==> flow/design.v <==
`timescale 1ns / 1ps
module RegisterBank(clk,writeEnabled,regAddress1,regAddress2,writeAddress,writeData,pc,dataOut1,dataOut2);
	input logic clk;
	input writeEnabled;  
	input logic [3:0] regAddress1;  
	input logic [3:0] regAddress2;  
	input logic [3:0] writeAddress;  
	input logic [31:0] writeData;  
	input logic [31:0] pc; 
	output logic [31:0] dataOut1;  
	output logic [31:0] dataOut2;  
	logic [31:0] regs [15:0];
	always_ff @(posedge clk) 
		begin
			for (int i = 0; i < 16; i++)
				if(writeEnabled && writeAddress == i) begin
					regs[i] <= writeData;  
				end
		end
	assign dataOut1 = (regAddress1 == 4'b1111) ? pc : regs[regAddress1];  
	assign dataOut2 = (regAddress2 == 4'b1111) ? pc : regs[regAddress2];  
endmodule
; From RTL to reports: RegisterBank
; Tool output for the design above before and after an edit, in the order of the flow.
; "before" refers to lines of the RTL above, "after" to lines of the edited file.
; "change" is "after" less "before", of the values as shown.
; Cell names lack the library's common part.
; Not given: --
[setup]
top = RegisterBank
clock_port = clk
lib = sky130hd
lib_corner = tt_025C_1v80

; The edit
; Unified diff, file above to edited file.
; The edit is scripted: it alters the design's behaviour and was not made to optimise anything.
; begin of diff
@@ -1,4 +1,4 @@
 `timescale 1ns / 1ps
-module RegisterBank(clk,writeEnabled,regAddress1,regAddress2,writeAddress,writeData,pc,dataOut1,dataOut2);
+module RegisterBank(clk,writeEnabled,regAddress1,regAddress2,writeAddress,writeData,pc,dataOut1,dataOut2_out);
 	input logic clk;
 	input writeEnabled;  
@@ -9,5 +9,7 @@
 	input logic [31:0] pc; 
 	output logic [31:0] dataOut1;  
-	output logic [31:0] dataOut2;  
+	output logic [31:0] dataOut2_out;  
+	logic [31:0] dataOut2;
+	always_ff @(posedge clk) dataOut2_out <= dataOut2;
 	logic [31:0] regs [15:0];
 	always_ff @(posedge clk) 
; end of diff

; Word-level counts
; Yosys after proc, flatten, opt, wreduce and memory -nomap, before mapping. Enables and synchronous resets that opt folds into registers are not counted as muxes. Print and check cells are not counted. Equal cells are merged and count once.
[word_totals]
columns = item, before, after, change
row1 = reg_bits, 480, 512, 32
row2 = inputBits, 78, 78, 0
row3 = out_inout_bits, 64, 64, 0
row4 = word_cells, 81, 82, 1
[classes]
columns = item, before, after, change
row1 = eq_ne, 44, 44, 0
row2 = muxes, 4, 4, 0
row3 = reduce_logical, 18, 18, 0
[op_table]
columns = operator, before, after, change
row1 = == test 4 bit with constant B, 23, 23, 0
row2 = logical AND 1 bit, 15, 15, 0
row3 = == test 4 x 3 -> 1 bit with constant B, 12, 12, 0
row4 = == test 4 x 2 -> 1 bit with constant B, 6, 6, 0
row5 = == test 4 x 1 -> 1 bit with constant B, 3, 3, 0
row6 = zero test 4 bit, 3, 3, 0
row7 = 2-to-1 mux 32 bit, 2, 2, 0
row8 = parallel mux 32 bit (select 15 bit), 2, 2, 0

; Depth
; Depth = most cells in a row (Yosys ltp): at word level without a register or memory, in the mapped netlist without a sequential cell, where the memories' decode and read muxes count.
[logic_depth]
columns = item, before, after, change
row1 = word_depth, 3, 3, 0
row2 = ABC_AREA, 0, 0, --
row3 = mapped_depth, 9, 9, 0
row4 = depth_no_buf, 5, 5, 0

; Mapped cells and area
; The flow's flattened synthesis, as Yosys stat reports it; memories are mapped. The netlist is that of the ABC_AREA named above (0 if unset); the other value can give another one.
[by_type]
columns = type, before, after, change
row1 = dfxtp_1, 0, 32, 32
row2 = edfxtp_1, 480, 480, 0
row3 = a22oi_1, 150, 150, 0
row4 = nand2_1, 120, 120, 0
row5 = o22ai_1, 115, 115, 0
row6 = a21oi_1, 106, 106, 0
row7 = o21ai_0, 97, 97, 0
row8 = mux2i_1, 88, 88, 0
row9 = buf_2, 77, 77, 0
row10 = nor2_1, 72, 72, 0
row11 = a221oi_1, 56, 56, 0
row12 = clkbuf_1, 33, 33, 0
row13 = a22o_1, 30, 30, 0
row14 = o221ai_1, 30, 30, 0
row15 = nor3_1, 28, 28, 0
row16 = nand3_1, 26, 26, 0
row17 = buf_4, 25, 25, 0
row18 = nor2b_1, 21, 21, 0
; The list need not be complete.
[mapped]
columns = item, before, after, change
row1 = cells, 1823, 1855, 32
row2 = mapped_area_um2, 23188.5, 23829.1, 640.6
row3 = sequential_area_um2, 14413.8, 15054.4, 640.6
row4 = flip_flops, 480, 512, 32
row5 = n_buf, 158, 158, 0

; Timing after synthesis
; OpenSTA on the mapped netlist: ideal clock, no wires. The path of least setup slack (recovery checks aside). Input and output delay are each 20% of the period. Register names are those of the netlist, which keeps one name where synthesis merged equal registers.
[synth_timing]
columns = item, before, after, change
row1 = path_kind, in2reg, in2reg, --
row2 = start, input port writeAddress[3], input port writeAddress[3], --
row3 = end, register regs[0][0], register regs[0][0], --
row4 = tclk_ns, 5.0, 5.0, 0.0
row5 = in_delay_ns, 1.000, 1.000, 0.000
row6 = setup_ns, 0.461, 0.461, 0.000
row7 = t_first_pin_ns, 1.000, 1.000, 0.000
row8 = t_arrival_ns, 3.720, 3.720, 0.000
row9 = t_required_ns, 4.539, 4.539, 0.000
row10 = slack_ns, 0.819, 0.819, 0.000
row11 = delay_ns, 3.181, 3.181, 0.000
row12 = stages, 2, 2, 0
row13 = n_path_buf, 0, 0, 0
row14 = synth_period_reached_ns, 4.181, 4.181, 0.000
; "delay_ns" is the arrival time less input delay plus setup time.
; "stages" counts driving pins, that of a launching flip-flop among them; a cell with two outputs on the path counts twice.
; "synth_period_reached_ns" = period - worst setup slack (recovery checks aside). The figure is calculated, with input and output delays left at 20% of the set period.
; Between the ends stands the longest chain of elaborated cells between them, by number of cells; it is not shown to be the way that was timed. Of several equally long chains one is given.
; A line is the first line of the expression or statement that the cell stems from. Yosys adds cells for indexed reads and writes and turns some case tables into memories.
[synth_between_before]
path_cell_list = or3b_2 -> nor3_1
elab_chain_len = 2
cone_cells = 2
lines_between = 1
cone_classes = 2 x reduce/logical
[synth_lines_before]
columns = item, line
row1 = from (decl), 7  ; input logic [3:0] writeAddress;
row2 = zero test 4 bit, 16  ; if(writeEnabled && writeAddress == i) begin
row3 = logical AND 1 bit, 16
row4 = to (assign), 17  ; regs[i] <= writeData;
row5 = to (decl), 12  ; logic [31:0] regs [15:0];
[synth_between_after]
path_cell_list = or3b_2 -> nor3_1
elab_chain_len = 2
cone_cells = 2
lines_between = 1
cone_classes = 2 x reduce/logical
[synth_lines_after]
columns = item, line
row1 = from (decl), 7  ; input logic [3:0] writeAddress;
row2 = zero test 4 bit, 18  ; if(writeEnabled && writeAddress == i) begin
row3 = logical AND 1 bit, 18
row4 = to (assign), 19  ; regs[i] <= writeData;
row5 = to (decl), 14  ; logic [31:0] regs [15:0];

; Path in the finished layout
; Path of least setup slack in the final report of each run of pair A (OpenROAD, finished layout, wires in). Where an end is a register, its clock arrival counts in the times.
[layout_timing]
columns = item, before, after, change
row1 = path_kind, in2out, in2out, --
row2 = start, input port regAddress1[2], input port regAddress1[2], --
row3 = end, output port dataOut1[25], output port dataOut1[24], --
row4 = tclk_ns, 4.88, 4.88, 0.00
row5 = in_delay_ns, 0.98, 0.98, 0.00
row6 = output_delay_ns, 0.98, 0.98, 0.00
row7 = t_first_pin_ns, 0.98, 0.98, 0.00
row8 = t_arrival_ns, 3.94, 3.67, -0.27
row9 = t_required_ns, 3.90, 3.90, 0.00
row10 = slack_ns, -0.04, 0.24, 0.28
row11 = stages, 8, 10, 2
row12 = n_path_buf, 3, 5, 2
; Between the ends stands the longest chain of elaborated cells between them, by number of cells; it is not shown to be the way that was timed. Of several equally long chains one is given.
[layout_between_before]
path_cell_list = buf_2 -> nor2b_2 -> nand2_1 -> o22ai_1 -> nor4_1 -> buf_4 -> nor2_1 -> clkdlybuf4s50_1
elab_chain_len = 3
cone_cells = 18
lines_between = 1
cone_classes = 15 x eq/ne; 2 x mux; 1 x reduce/logical
[layout_lines_before]
columns = item, line
row1 = from (decl), 5  ; input logic [3:0] regAddress1;
row2 = == test 4 bit, 20  ; assign dataOut1 = (regAddress1 == 4'b1111) ? pc : regs[regAddress1];
row3 = parallel mux 32 bit (select 15 bit), 20
row4 = 2-to-1 mux 32 bit, 20
row5 = to (decl), 10  ; output logic [31:0] dataOut1;
[layout_between_after]
path_cell_list = buf_2 -> buf_4 -> nor2b_2 -> buf_4 -> a22oi_1 -> o22ai_1 -> nor4_1 -> buf_4 -> nor2_1 -> clkdlybuf4s50_1
elab_chain_len = 3
cone_cells = 18
lines_between = 1
cone_classes = 15 x eq/ne; 2 x mux; 1 x reduce/logical
[layout_lines_after]
columns = item, line
row1 = from (decl), 5  ; input logic [3:0] regAddress1;
row2 = == test 4 bit, 22  ; assign dataOut1 = (regAddress1 == 4'b1111) ? pc : regs[regAddress1];
row3 = parallel mux 32 bit (select 15 bit), 22
row4 = 2-to-1 mux 32 bit, 22
row5 = to (decl), 10  ; output logic [31:0] dataOut1;

; Flow runs
; Runs of the flow (Yosys, OpenROAD) on both versions; the two runs of a pair have the same settings. The constraints put input and output delay at 20% of the set period each and load the outputs with 0.01 pF.
[flow_settings_pair_A]
CORE_UTILIZATION = 40
period_ns = 4.88
CAP_MARGIN = 20
CORE_MARGIN = 2
SLEW_MARGIN = 20
[measured_pair_A]
columns = item, before, after, change
row1 = yosys.chip_area_um2, 23188.5, 23829.1, 640.6
row2 = dieArea_um2, 59912.4, 61541.2, 1628.8
row3 = finish.stdcell_area_um2, 27760.4, 28228.3, 467.9
row4 = timing.setup.ws_ns, -0.039, 0.238, 0.277
row5 = fin_tns_ns, -0.039, 0.000, 0.039
row6 = hold_ws_ns, 1.272, 0.517, -0.755
row7 = fin_power_mw, 9.835, 10.321, 0.486
row8 = achieved_period_ns, 4.919, 4.642, -0.277
[flow_settings_pair_B]
ABC_AREA = 0
CAP_MARGIN = 15
CELL_PAD_IN_SITES_DETAIL_PLACEMENT = 2
CORE_MARGIN = 2
CORE_UTILIZATION = 29
CTS_CLUSTER_SIZE = 69
HOLD_SLACK_MARGIN = -0.01
MIN_ROUTING_LAYER = met2
PLACE_DENSITY_LB_ADDON = 0.13
period_ns = 3.0
SLEW_MARGIN = 20
[measured_pair_B]
columns = item, before, after, change
row1 = yosys.chip_area_um2, 23188.5, 23829.1, 640.6
row2 = dieArea_um2, 82237.0, 84477.4, 2240.4
row3 = finish.stdcell_area_um2, 33332.0, 31327.5, -2004.5
row4 = timing.setup.ws_ns, -0.485, -0.348, 0.137
row5 = fin_tns_ns, -0.730, -0.502, 0.228
row6 = hold_ws_ns, 0.858, 0.520, -0.338
row7 = fin_power_mw, 18.120, 18.255, 0.135
row8 = achieved_period_ns, 3.485, 3.348, -0.137
; "achieved_period_ns": clock period set for the run, less the worst setup slack. It is reckoned from that one timing run; input and output delays stay at 20% of the period that was set.
; By "fin_power_mw" is meant OpenSTA's value without simulated activity: inputs other than the clock are taken to toggle once in ten clock periods, and the tool carries that through the logic.
